==> flow/design.v <==
module ALU(
	input[31:0] SrcA,
	input[31:0] SrcB,
	input[3:0] ALUOp,
	output reg[31:0] ALUResult,
	output reg[3:0] ALUFlags
	);
	always @ (*)
	begin
		ALUFlags = 4'b0000;
		if(SrcA == SrcB)
			ALUFlags[2] = 1'b1;
		case(ALUOp)
			4'b0010:
			begin
				ALUResult = SrcA - SrcB;
			end
			4'b0100:
			begin
				ALUResult = SrcA + SrcB;
			end
			4'b1010:
			begin
				ALUResult = SrcA - SrcB;
			end
			4'b1101:
			begin
				ALUResult = SrcB;
			end
			default:
			begin
				ALUResult = 32'h00000000;
			end
		endcase
	end
endmodule
module Extend(  
	input[23:0] in,
	input[1:0] ImmSrc,
	output reg[31:0] ExtImm
	);
	integer i;
	always @ (*)
	begin
		case(ImmSrc  )
		  2'b00:
		begin
			ExtImm[7:0] = in[7:0];
			for(i=8; i<32; i=i+1)
				ExtImm[i] = in[7];
		end
		  2'b01:
		begin
			ExtImm[11:0] = in[11:0];
			for(i=12; i<32; i=i+1)
				ExtImm[i] = 'b0;
		end
		  2'b10:
		begin
			ExtImm[1:0] = 2'b00;
			ExtImm[25:2] = in[23:0];
			for(i=26; i<32; i=i+1)
				ExtImm[i] = in[23];
		end
		default:
			ExtImm = 'h00000000;
		endcase
	end
endmodule
module RegisterFile(
	input clk, 
	input reset, 
	input we,
	input[1:0] RegSrc,
	input[3:0] addr1,
	input[3:0] addr2,
	input[3:0] addr3,
	input[3:0] waddr,
	input[31:0] wdata,
	input[31:0] pcin,
	output reg[31:0] data1,
	output reg[31:0] data2,
	output reg[31:0] data3,
	output[31:0] pcout
	);
	reg[31:0] registers[15:0];
	integer idx;
	assign pcout = registers[15];
	always @ (posedge clk)
	begin
		if (reset)
		begin
			for(idx=0; idx<=15; idx=idx+1) begin
				registers[idx] <= 'h00000000;
			end
		end
		else  
		begin
			if(  we)
			begin
				if(RegSrc[0] != 1'b1)
					registers[waddr] <= wdata;
				else
					registers[14] <= registers[15] + 'd4;
			end
			if(  waddr != 4'b1111 || RegSrc[0] == 1'b1 || we == 1'b0)
				registers[15] <= pcin;
		end
	end
	always @ (*)
	begin
		begin
			if(  addr1 == 15)
			begin
				data1 = registers[15] + 32'd8;
			end
			else
			begin
				data1 = registers[addr1];
			end
			if(  addr2 == 15)
			begin
				data2 = registers[15] + 32'd8;
			end
			else
			begin
				if (  RegSrc[1] == 1'b0)
					data2 = registers[addr2];
				else
					data2 = registers[waddr];
			end
			if(  addr3 == 15)
			begin
				data3 = registers[15] + 32'd8;
			end
			else
			begin
				data3 = registers[addr3];
			end
		end
	end
endmodule
module Decoder (
	input[1:0] op,
	input[5:0] funct,
	output reg MemtoReg,
	output reg ALUSrc,
	output reg[1:0] ImmSrc,
	output reg[1:0] RegSrc,
	output reg[3:0] ALUOp,
	output reg Svalue
	);
	always @(*)
	begin
		case (op)
			2'b00:
			begin
				MemtoReg = 1'b0;
				ALUOp = funct[4:1];
				Svalue = funct[0];
				if(funct[5] == 1'b1)
				begin
					ALUSrc = 1'b1;
					ImmSrc = 2'b00;  
					RegSrc = 2'b00;
				end
				else
				begin
					ALUSrc = 1'b0;
					ImmSrc = 2'b00;
					RegSrc = 2'b00;
				end
			end
			2'b01:
			begin
				MemtoReg = 1'b1;
				ALUOp = (funct[3] == 1'b1) ? 4'b0100 : 4'b0010;
				Svalue = 1'b0;
				if(funct[5] == 1'b0)
				begin
					ALUSrc = 1'b1;
					ImmSrc = 2'b01;
					RegSrc = 2'b00;
				end
				else 
				begin
					ALUSrc = 1'b0;
					ImmSrc = 2'b01;
					RegSrc = 2'b00;				
				end
			end
			2'b10:
			begin
				MemtoReg = 1'b0;
				ALUOp = 4'b0100;
				Svalue = 1'b0;
				ALUSrc = 1'b1;
				ImmSrc = 2'b10;
				RegSrc = 2'b01;
			end
			default:
			begin
				MemtoReg = 1'b0;
				ALUOp = 4'b0000;
				Svalue = 1'b0;
				ALUSrc = 1'b0;
				ImmSrc = 2'b00;
				RegSrc = 2'b00;
			end
		endcase
	end
endmodule
module ConditionalLogic (
	input clk,
	input reset,
	input[1:0] op,
	input[5:0] funct,
	input[3:0] cond,
	input[3:0] ALUFlags,
	output reg PCSrc,
	output reg RegWrite,
	output reg MemWrite
	);
	reg condEx;
	reg Zero;
	always @(posedge clk)
	begin
		if (reset)
			Zero <= 1'b0;
		else if (op == 2'b00 && funct[4:1] == 4'b1010 && condEx == 1'b1)
			Zero <= ALUFlags[2];
	end
	always @(*)
	begin
		case(cond)
			4'b0000: condEx = (Zero == 1'b1) ? 1'b1 : 1'b0;
			4'b0001: condEx = (Zero == 1'b0) ? 1'b1 : 1'b0;
			default: condEx = 1'b1;
		endcase
	end
	always @(*)
	begin
		case(op)
			2'b00: 
			begin
				PCSrc = 1'b0;
				MemWrite = 1'b0;
				if(condEx == 1'b1)
					RegWrite = (funct[4:1] == 4'b0010 || funct[4:1] == 4'b0100 || funct[4:1] == 4'b1101) ? 1'b1 : 1'b0;
				else
					RegWrite = 1'b0;
			end
			2'b01:
			begin
				PCSrc = 1'b0;
				if(condEx == 1'b1)
				begin
					MemWrite = ~funct[0];
					RegWrite = funct[0];
				end
				else
				begin
					MemWrite = 1'b0;
					RegWrite = 1'b0;
				end
			end
			2'b10:
			begin
				MemWrite = 1'b0;
				if(condEx == 1'b1)
				begin
					PCSrc = 1'b1;
					RegWrite = (funct[4] == 1'b1) ? 1'b1 : 1'b0;
				end
				else
				begin
					PCSrc = 1'b0;
					RegWrite = 1'b0;
				end
			end
			default:
			begin
				PCSrc = 1'b0;
				MemWrite = 1'b0;
				RegWrite = 1'b0;
			end
		endcase
	end
endmodule
module ControlUnit(
	input clk,
	input reset,
	input[3:0] ALUFlags,
	input[3:0] cond,
	input[1:0] op,
	input[5:0] funct,
	output[3:0] ALUOp,
	output[1:0] ImmSrc,
	output[1:0] RegSrc,
	output PCSrc,
	output RegWrite,
	output MemWrite,
	output MemtoReg,
	output ALUSrc,
	output Svalue
	);
	Decoder _decoder(
		.op			(op),
		.funct		(funct),
		.MemtoReg	(MemtoReg),
		.ALUSrc		(ALUSrc),
		.ImmSrc		(ImmSrc),
		.RegSrc		(RegSrc),
		.ALUOp 		(ALUOp),
		.Svalue		(Svalue));
	ConditionalLogic _conditional(
		.clk		(clk),
		.reset		(reset),
		.op			(op),
		.funct		(funct),
		.cond		(cond),
		.ALUFlags	(ALUFlags),
		.PCSrc		(PCSrc),
		.RegWrite	(RegWrite),
		.MemWrite	(MemWrite));
endmodule
module ARMProcessor(
	input clk,
	input reset,
	output[31:0] pc,
	input[31:0] inst,
	input nIRQ,
	output[3:0] be,
	output[31:0] memaddr,
	output memwrite,
	output memread,
	output[31:0] writedata,
	input[31:0] readdata
	);
	assign pc = pctmp;
	assign be = 4'b1111;  
	wire[3:0] ReadAddr1, ReadAddr2, WriteAddr;
	wire[31:0] ReadData1, ReadData2, ReadData3;
	wire[31:0] Result, ExtImm, SrcB, ALUResult, PCPlus4, PCBranch, pctmp;
	wire[3:0] ALUOp, ALUFlags;
	wire[1:0] RegSrc, ImmSrc;
	wire PCSrc, RegWrite, MemWrite, MemtoReg, ALUSrc, Svalue;
	wire[31:0] NextPC;
	assign ReadAddr1 = inst[19:16];
	assign ReadAddr2 = inst[3:0];
	assign WriteAddr = inst[15:12];
	assign memaddr = ALUResult;
	assign memwrite = MemWrite;
	assign memread = 'b1;
	assign writedata = ReadData3;
	assign SrcB = (ALUSrc == 1'b0) ? ReadData2 : ExtImm;
	assign Result = (MemtoReg == 1'b0) ? ALUResult : readdata;
	assign PCPlus4 = pctmp + 32'd4;
	assign PCBranch = pctmp + ExtImm + 32'd8;
	assign NextPC = (PCSrc == 1'b0) ? PCPlus4 : PCBranch;
	ControlUnit _ControlUnit(
			.clk(clk),
			.reset(reset),
			.ALUFlags(ALUFlags), 
			.cond(inst[31:28]), 
			.op(inst[27:26]), 
			.funct(inst[25:20]), 
			.ALUOp(ALUOp), 
			.ImmSrc(ImmSrc), 
			.RegSrc(RegSrc),  
			.PCSrc(PCSrc), 
			.RegWrite(RegWrite), 
			.MemWrite(MemWrite), 
			.MemtoReg(MemtoReg), 
			.ALUSrc(ALUSrc), 
			.Svalue(Svalue)
	);
	RegisterFile _RegisterFile( 
			.clk(clk), 
			.reset(reset), 
			.we(RegWrite), 
			.RegSrc(RegSrc), 
			.addr1(ReadAddr1), 
			.addr2(ReadAddr2), 
			.addr3(WriteAddr),
			.waddr(WriteAddr), 
			.wdata(Result), 
			.pcin(NextPC), 
			.data1(ReadData1), 
			.data2(ReadData2), 
			.data3(ReadData3), 
			.pcout(pctmp)
	);
	Extend _Extend( 
		.in(inst[23:0]), 
		.ImmSrc(ImmSrc), 
		.ExtImm(ExtImm) 
	);
	ALU _ALU( 
		.SrcA(ReadData1), 
		.SrcB(SrcB), 
		.ALUOp(ALUOp), 
		.ALUFlags(ALUFlags), 
		.ALUResult(ALUResult) 
	); 
endmodule
Hand-over note for ARMProcessor

## From RTL to reports: ARMProcessor

Tool output for the design above before and after an edit, in the order of the flow.
Lines under "original" count in the file above, lines under "edited" in the edited file.
"difference" is "edited" less "original", of the values as shown; "rel. change" is that difference over "original", in percent.
Operators carry their Yosys type and port widths (W data, S select, Z words).
Cell names lack the library's common part.
Not given: n/a

| set-up | value |
|---|---|
| design top | ARMProcessor |
| clock input | clk |
| standard-cell library | sky130hd |
| library corner | tt_025C_1v80 |

## Diff

Unified diff, file above to edited file.
A script made this edit. It changes what the design does and was not meant as an optimisation.

```diff
@@ -359,4 +359,7 @@
 	assign PCBranch = pctmp + ExtImm + 32'd8;
 	assign NextPC = (PCSrc == 1'b0) ? PCPlus4 : PCBranch;
+	wire ALUSrc_a, ALUSrc_b;
+	wire [1:0] RegSrc_a, RegSrc_b;
+	wire Svalue_a, Svalue_b;
 	ControlUnit _ControlUnit(
 			.clk(clk),
@@ -368,12 +371,18 @@
 			.ALUOp(ALUOp), 
 			.ImmSrc(ImmSrc), 
-			.RegSrc(RegSrc),  
+			.RegSrc(RegSrc_a),  
 			.PCSrc(PCSrc), 
 			.RegWrite(RegWrite), 
 			.MemWrite(MemWrite), 
 			.MemtoReg(MemtoReg), 
-			.ALUSrc(ALUSrc), 
-			.Svalue(Svalue)
-	);
+			.ALUSrc(ALUSrc_a), 
+			.Svalue(Svalue_a)
+	);
+	ControlUnit _ControlUnit_x (.clk(clk), .reset(reset), .ALUFlags(ALUFlags), .cond(inst[31:28]),
+	    .op(~(inst[27:26])), .funct(inst[25:20]), .RegSrc(RegSrc_b), .ALUSrc(ALUSrc_b),
+	    .Svalue(Svalue_b));
+	assign ALUSrc = ALUSrc_a ^ ALUSrc_b;
+	assign RegSrc = RegSrc_a ^ RegSrc_b;
+	assign Svalue = Svalue_a ^ Svalue_b;
 	RegisterFile _RegisterFile( 
 			.clk(clk), 
```

## Word-level counts

Source: Yosys, flattened and elaborated, memories not mapped. Widths are those after wreduce; folded enables and synchronous resets count as part of the registers. Registers that Yosys merges into a memory's read port (data or address) are not register bits. Print and check cells do not count. Equal cells are merged and count once.
Memory sizes are those after Yosys's memory passes, which may raise the word count (mostly to a power of two), join words into wider ones and drop unused or constant bits.

Word-level totals:

| what | original | edited | difference | rel. change (%) |
|---|---|---|---|---|
| flip-flop bits (word level) | 1 | 1 | 0 | 0.00 |
| bits in writable memories | 512 | 512 | 0 | 0.00 |
| memory cells | 1 | 1 | 0 | 0.00 |
| bits of input ports | 67 | 67 | 0 | 0.00 |
| output and inout bits | 102 | 102 | 0 | 0.00 |
| word-level cells | 114 | 122 | +8 | +7.02 |

Cells by class:

| what | original | edited | difference | rel. change (%) |
|---|---|---|---|---|
| $add $sub $neg | 6 | 6 | 0 | 0.00 |
| eq/ne operators | 18 | 20 | +2 | +11.11 |
| multiplexer cells | 72 | 74 | +2 | +2.78 |
| bitwise operators | 4 | 7 | +3 | +75.00 |
| reduce/logical cells | 12 | 13 | +1 | +8.33 |

Operators by type and width:

| cell | original | edited | difference | rel. change (%) |
|---|---|---|---|---|
| $mux W1 | 25 | 26 | +1 | +4.00 |
| $pmux W1 S3 | 5 | 6 | +1 | +20.00 |
| $eq A2 B1 Y1 const B | 2 | 3 | +1 | +50.00 |
| $eq A2 B2 Y1 const B | 2 | 3 | +1 | +50.00 |
| $logic_not A2 Y1 | 2 | 3 | +1 | +50.00 |
| $not A2 Y2 | 0 | 1 | +1 | n/a |
| $xor A1 B1 Y1 | 0 | 1 | +1 | n/a |
| $xor A2 B2 Y2 | 0 | 1 | +1 | n/a |
| $mux W32 | 17 | 17 | 0 | 0.00 |
| $pmux W1 S2 | 16 | 16 | 0 | 0.00 |
| $eq A4 B4 Y1 const B | 7 | 7 | 0 | 0.00 |
| $logic_or A1 B1 Y1 | 4 | 4 | 0 | 0.00 |
| $mux W4 | 3 | 3 | 0 | 0.00 |
| $reduce_or A2 Y1 | 3 | 3 | 0 | 0.00 |
| $add A32 B32 Y32 | 2 | 2 | 0 | 0.00 |
| $add A32 B4 Y32 const B | 2 | 2 | 0 | 0.00 |
| $eq A4 B2 Y1 const B | 2 | 2 | 0 | 0.00 |
| $eq A4 B3 Y1 const B | 2 | 2 | 0 | 0.00 |
| $logic_and A1 B1 Y1 | 2 | 2 | 0 | 0.00 |
| $not A1 Y1 | 2 | 2 | 0 | 0.00 |
| $or A1 B1 Y1 | 2 | 2 | 0 | 0.00 |
| $add A32 B3 Y32 const B | 1 | 1 | 0 | 0.00 |
| $eq A32 B32 Y1 | 1 | 1 | 0 | 0.00 |
| $eq A4 B1 Y1 const B | 1 | 1 | 0 | 0.00 |
| $logic_not A4 Y1 | 1 | 1 | 0 | 0.00 |
| $mux W2 | 1 | 1 | 0 | 0.00 |
| $mux W3 | 1 | 1 | 0 | 0.00 |
| $ne A4 B4 Y1 const B | 1 | 1 | 0 | 0.00 |

Not every row of either side is listed.

## Longest topological paths

Yosys ltp: most cells in a row. Word level: on the elaborated netlist, between registers, memories and ports. Mapped: between sequential cells and ports; inverters and the memories' decode and read muxes count.

Depth:

| what | original | edited | difference | rel. change (%) |
|---|---|---|---|---|
| depth after elaboration | 12 | 13 | +1 | +8.33 |
| ABC_AREA | 0 | 0 | n/a | n/a |
| depth in mapped cells | 25 | 25 | 0 | 0.00 |
| gate-level depth less buffers | 20 | 20 | 0 | 0.00 |

## After synthesis

Source: synth_stat.txt of the flow (Yosys; design flattened, memories mapped). It holds for the ABC_AREA given above (unset counts as 0); a run with the other value may have another netlist.

Mapped netlist:

| what | original | edited | difference | rel. change (%) |
|---|---|---|---|---|
| cells in the netlist | 3455 | 3458 | +3 | +0.09 |
| mapped area (um2) | 39275.2 | 39392.8 | +117.6 | +0.30 |
| sequential part of the area (um2) | 15394.8 | 15394.8 | 0.0 | 0.00 |
| flip-flops | 513 | 513 | 0 | 0.00 |
| buffers | 317 | 314 | -3 | -0.95 |

Cells by type:

| cell | original | edited | difference | rel. change (%) |
|---|---|---|---|---|
| nor2_1 | 503 | 566 | +63 | +12.52 |
| o21ai_0 | 165 | 119 | -46 | -27.88 |
| nand2_1 | 234 | 199 | -35 | -14.96 |
| a21oi_1 | 135 | 163 | +28 | +20.74 |
| nand2b_1 | 17 | 44 | +27 | +158.82 |
| nor2b_1 | 35 | 13 | -22 | -62.86 |
| nor2_2 | 31 | 12 | -19 | -61.29 |
| o211ai_1 | 55 | 71 | +16 | +29.09 |
| buf_2 | 69 | 54 | -15 | -21.74 |
| o22ai_1 | 61 | 75 | +14 | +22.95 |
| a21o_1 | 29 | 43 | +14 | +48.28 |
| mux2_2 | 37 | 25 | -12 | -32.43 |
| a211oi_1 | 32 | 21 | -11 | -34.38 |
| nor3_2 | 12 | 1 | -11 | -91.67 |
| mux2i_4 | 2 | 12 | +10 | +500.00 |
| nor3_1 | 64 | 55 | -9 | -14.06 |
| inv_1 | 81 | 89 | +8 | +9.88 |
| buf_1 | 26 | 34 | +8 | +30.77 |

Not every row of either side is listed.
The figures by module come from a second, unflattened synthesis with its own total; it is not the netlist above.

Unflattened totals:

| what | original | edited | difference | rel. change (%) |
|---|---|---|---|---|
| cells (unflattened synthesis) | 3618 | 3627 | +9 | +0.25 |
| area total of the unflattened synthesis (um2) | 41642.4 | 41707.5 | +65.1 | +0.16 |

Each row is one instance without its submodules.

Modules, original:

| module | times used | cells | area (um2) | seq. area (um2) |
|---|---|---|---|---|
| RegisterFile | 1 | 2358 | 32874.0 | 15374.7 |
| ALU | 1 | 630 | 4092.7 | 0.0 |
| ARMProcessor | 1 | 529 | 4002.6 | 0.0 |
| Extend | 1 | 60 | 360.3 | 0.0 |
| ConditionalLogic | 1 | 24 | 209.0 | 20.0 |
| Decoder | 1 | 17 | 103.8 | 0.0 |
| ControlUnit | 1 | 0 | 0.0 | 0.0 |

Modules, edited:

| module | times used | cells | area (um2) | seq. area (um2) |
|---|---|---|---|---|
| RegisterFile | 1 | 2358 | 32874.0 | 15374.7 |
| ALU | 1 | 630 | 4092.7 | 0.0 |
| ARMProcessor | 1 | 497 | 3754.9 | 0.0 |
| ConditionalLogic | 2 | 24 | 209.0 | 20.0 |
| Extend | 1 | 60 | 360.3 | 0.0 |
| Decoder | 2 | 17 | 103.8 | 0.0 |
| ControlUnit | 2 | 0 | 0.0 | 0.0 |

## Path before layout

Path of least setup slack by OpenSTA after synthesis, without wires, with an ideal clock, recovery checks aside; 20% of the period is set as input and as output delay. Where synthesis merged equal registers, the netlist keeps one of their names.

Timing after synthesis:

| what | original | edited | difference | rel. change (%) |
|---|---|---|---|---|
| kind | input-to-output | input-to-output | n/a | n/a |
| start point | input inst[16] | input inst[16] | n/a | n/a |
| end point | output memaddr[28] | output memaddr[30] | n/a | n/a |
| period (ns) | 9.0 | 9.0 | 0.0 | 0.00 |
| external input delay (ns) | 1.800 | 1.800 | 0.000 | 0.00 |
| output delay (ns) | 1.800 | 1.800 | 0.000 | 0.00 |
| time at the first pin (ns) | 1.800 | 1.800 | 0.000 | 0.00 |
| arrival (ns) | 6.500 | 6.513 | +0.013 | +0.20 |
| data required time (ns) | 7.200 | 7.200 | 0.000 | 0.00 |
| slack (ns) | 0.700 | 0.687 | -0.013 | n/a |
| path delay (ns) | 4.700 | 4.713 | +0.013 | +0.28 |
| stages on the path | 18 | 17 | -1 | -5.56 |
| path buffers | 3 | 4 | +1 | +33.33 |
| period reached after synthesis (ns) | 8.3 | 8.313 | +0.013 | +0.16 |

"path delay" = arrival - input delay + setup time.
A path that ends at an output port has no setup time.
"stages on the path": output pins that drive a net of the path, with the launching flip-flop's if there is one; two outputs of one cell count as two.
"period reached after synthesis" = period - worst setup slack (recovery checks aside). The figure is calculated, with input and output delays left at 20% of the set period.
Between the ends stands the longest chain of elaborated cells between them, by number of cells; it is not shown to be the way that was timed. Of several equally long chains one is given.
A line is the first line of the expression or statement that the cell stems from. Yosys adds cells for indexed reads and writes and turns some case tables into memories.
A memory read counts as a cell of the chain, while the word-level depth stops at memories.

| on the way, after synthesis, original | value |
|---|---|
| cell sequence | buf_2 -> buf_1 -> clkbuf_1 -> mux4_2 -> mux2_2 -> o221ai_1 -> ha_1 -> inv_1 -> fa_1 -> a21o_1 -> a311o_1 -> a21oi_4 -> a211oi_1 -> or2_1 -> o41ai_1 -> xnor2_1 -> o22ai_2 -> a21o_1 |
| cells in the longest elaborated chain | 4 |
| elaborated cells on any way between the ends | 8 |
| classes of those cells | 2 x add/sub; 1 x eq/ne; 4 x mux; 1 x memory |

Ends and longest elaborated chain, after synthesis, original:

| what | RTL line | source |
|---|---|---|
| start: declaration | 331 | `input[31:0] inst,` |
| $mem_v2 Z16 W32 | 86 | `reg[31:0] registers[15:0];` |
| $mux W32 | 113 | `if( addr1 == 15)` |
| $sub A32 B32 Y32 | 16 | `ALUResult = SrcA - SrcB;` |
| $pmux W32 S3 | 13 | `case(ALUOp)` |
| end: declaration | 334 | `output[31:0] memaddr,` |

| on the way, after synthesis, edited | value |
|---|---|
| cell sequence | clkbuf_1 -> clkbuf_1 -> buf_1 -> buf_1 -> mux4_2 -> o211ai_1 -> o221ai_1 -> ha_1 -> or2_1 -> or4_1 -> a211oi_2 -> or3_4 -> a21oi_2 -> o211ai_2 -> a21oi_1 -> and3_1 -> or3_1 |
| cells in the longest elaborated chain | 4 |
| elaborated cells on any way between the ends | 8 |
| classes of those cells | 2 x add/sub; 1 x eq/ne; 4 x mux; 1 x memory |

Ends and longest elaborated chain, after synthesis, edited:

| what | RTL line | source |
|---|---|---|
| start: declaration | 331 | `input[31:0] inst,` |
| $mem_v2 Z16 W32 | 86 | `reg[31:0] registers[15:0];` |
| $mux W32 | 113 | `if( addr1 == 15)` |
| $sub A32 B32 Y32 | 16 | `ALUResult = SrcA - SrcB;` |
| $pmux W32 S3 | 13 | `case(ALUOp)` |
| end: declaration | 334 | `output[31:0] memaddr,` |

## Path in the finished layout

Path of least setup slack in the final report of each run of pair 1 (OpenROAD, finished layout, wires in). Where an end is a register, its clock arrival counts in the times.

Timing after layout:

| what | original | edited | difference | rel. change (%) |
|---|---|---|---|---|
| kind | input-to-output | input-to-output | n/a | n/a |
| start point | input inst[16] | input inst[0] | n/a | n/a |
| end point | output memaddr[30] | output memaddr[31] | n/a | n/a |
| period (ns) | 7.95 | 7.95 | 0.00 | 0.00 |
| external input delay (ns) | 1.59 | 1.59 | 0.00 | 0.00 |
| output delay (ns) | 1.59 | 1.59 | 0.00 | 0.00 |
| time at the first pin (ns) | 1.59 | 1.59 | 0.00 | 0.00 |
| arrival (ns) | 5.93 | 5.97 | +0.04 | +0.67 |
| data required time (ns) | 6.36 | 6.36 | 0.00 | 0.00 |
| slack (ns) | 0.43 | 0.39 | -0.04 | n/a |
| stages on the path | 17 | 19 | +2 | +11.76 |
| path buffers | 5 | 6 | +1 | +20.00 |

Between the ends stands the longest chain of elaborated cells between them, by number of cells; it is not shown to be the way that was timed. Of several equally long chains one is given.
A memory read counts as a cell of the chain, while the word-level depth stops at memories.

| on the way, after layout, original | value |
|---|---|
| cell sequence | clkbuf_16 -> buf_12 -> buf_4 -> mux4_2 -> mux4_2 -> o21a_4 -> ha_4 -> a21o_1 -> a311o_1 -> a21oi_4 -> a211oi_2 -> buf_4 -> o22a_1 -> a221o_1 -> o221a_1 -> a22oi_4 -> buf_6 |
| cells in the longest elaborated chain | 4 |
| elaborated cells on any way between the ends | 8 |
| classes of those cells | 2 x add/sub; 1 x eq/ne; 4 x mux; 1 x memory |

Ends and longest elaborated chain, after layout, original:

| what | RTL line | source |
|---|---|---|
| start: declaration | 331 | `input[31:0] inst,` |
| $mem_v2 Z16 W32 | 86 | `reg[31:0] registers[15:0];` |
| $mux W32 | 113 | `if( addr1 == 15)` |
| $sub A32 B32 Y32 | 16 | `ALUResult = SrcA - SrcB;` |
| $pmux W32 S3 | 13 | `case(ALUOp)` |
| end: declaration | 334 | `output[31:0] memaddr,` |

| on the way, after layout, edited | value |
|---|---|
| cell sequence | clkbuf_16 -> buf_12 -> buf_16 -> buf_12 -> mux4_2 -> mux2i_2 -> o221a_4 -> o21ai_1 -> ha_1 -> buf_4 -> inv_1 -> a21oi_1 -> o31ai_2 -> or3b_2 -> o2111ai_4 -> a21o_1 -> mux2i_2 -> or3_4 -> buf_6 |
| cells in the longest elaborated chain | 6 |
| elaborated cells on any way between the ends | 10 |
| classes of those cells | 2 x add/sub; 1 x eq/ne; 6 x mux; 1 x memory |

Ends and longest elaborated chain, after layout, edited:

| what | RTL line | source |
|---|---|---|
| start: declaration | 331 | `input[31:0] inst,` |
| $mem_v2 Z16 W32 | 86 | `reg[31:0] registers[15:0];` |
| $mux W32 | 127 | `if ( RegSrc[1] == 1'b0)` |
| $mux W32 | 121 | `if( addr2 == 15)` |
| $mux W32 | 356 | `assign SrcB = (ALUSrc == 1'b0) ? ReadData2 : ExtImm;` |
| $sub A32 B32 Y32 | 16 | `ALUResult = SrcA - SrcB;` |
| $pmux W32 S3 | 13 | `case(ALUOp)` |
| end: declaration | 334 | `output[31:0] memaddr,` |

## Layout results

Runs of the flow (Yosys, OpenROAD) on both versions; the two runs of a pair have the same settings. The constraints put input and output delay at 20% of the set period each and load the outputs with 0.01 pF.

| settings, pair 1 | value |
|---|---|
| CORE_UTILIZATION | 40 |
| SETUP_SLACK_MARGIN | 2.5 |
| period_ns | 7.95 |
| CAP_MARGIN | 20 |
| CORE_MARGIN | 2 |
| SLEW_MARGIN | 20 |

Measured results, pair 1:

| what | original | edited | difference | rel. change (%) |
|---|---|---|---|---|
| synthesis area (um2) | 39275.2 | 39392.8 | +117.6 | +0.30 |
| die footprint (um2) | 100711.0 | 101010.0 | +299.0 | +0.30 |
| standard-cell area of the final layout (um2) | 52530.4 | 53870.4 | +1340.0 | +2.55 |
| utilization after routing (%) | 54.2 | 55.0 | +0.8 | n/a |
| lowest setup slack (ns) | 0.427 | 0.388 | -0.039 | n/a |
| summed negative setup slack (ns) | 0.000 | 0.000 | 0.000 | n/a |
| lowest hold slack (ns) | 0.524 | 0.511 | -0.013 | n/a |
| power (uW) | 10277 | 11193 | +916 | +8.91 |
| reached clock period (ns) | 7.523 | 7.562 | +0.039 | +0.52 |

| settings, pair 2 | value |
|---|---|
| CAP_MARGIN | 15 |
| CELL_PAD_IN_SITES_DETAIL_PLACEMENT | 1 |
| CORE_MARGIN | 10 |
| CORE_UTILIZATION | 56 |
| CTS_CLUSTER_DIAMETER | 363 |
| CTS_CLUSTER_SIZE | 22 |
| PLACE_DENSITY_LB_ADDON | 0.11 |
| SLEW_MARGIN | 5 |
| period_ns | 12.7 |

Measured results, pair 2:

| what | original | edited | difference | rel. change (%) |
|---|---|---|---|---|
| synthesis area (um2) | 39275.2 | 39392.8 | +117.6 | +0.30 |
| die footprint (um2) | 81128.1 | 81353.3 | +225.2 | +0.28 |
| standard-cell area of the final layout (um2) | 42462.0 | 42563.3 | +101.3 | +0.24 |
| utilization after routing (%) | 60.8 | 60.9 | +0.1 | n/a |
| lowest setup slack (ns) | 1.105 | 1.005 | -0.100 | n/a |
| summed negative setup slack (ns) | 0.000 | 0.000 | 0.000 | n/a |
| lowest hold slack (ns) | 0.550 | 0.543 | -0.007 | n/a |
| power (uW) | 4897 | 5063 | +166 | +3.39 |
| reached clock period (ns) | 11.595 | 11.695 | +0.100 | +0.86 |

"reached clock period": clock period set for the run, less the worst setup slack. It is reckoned from that one timing run; input and output delays stay at 20% of the period that was set.
"power" rests on the timing tool's default activity at the inputs, not on a simulated workload.

End of note.
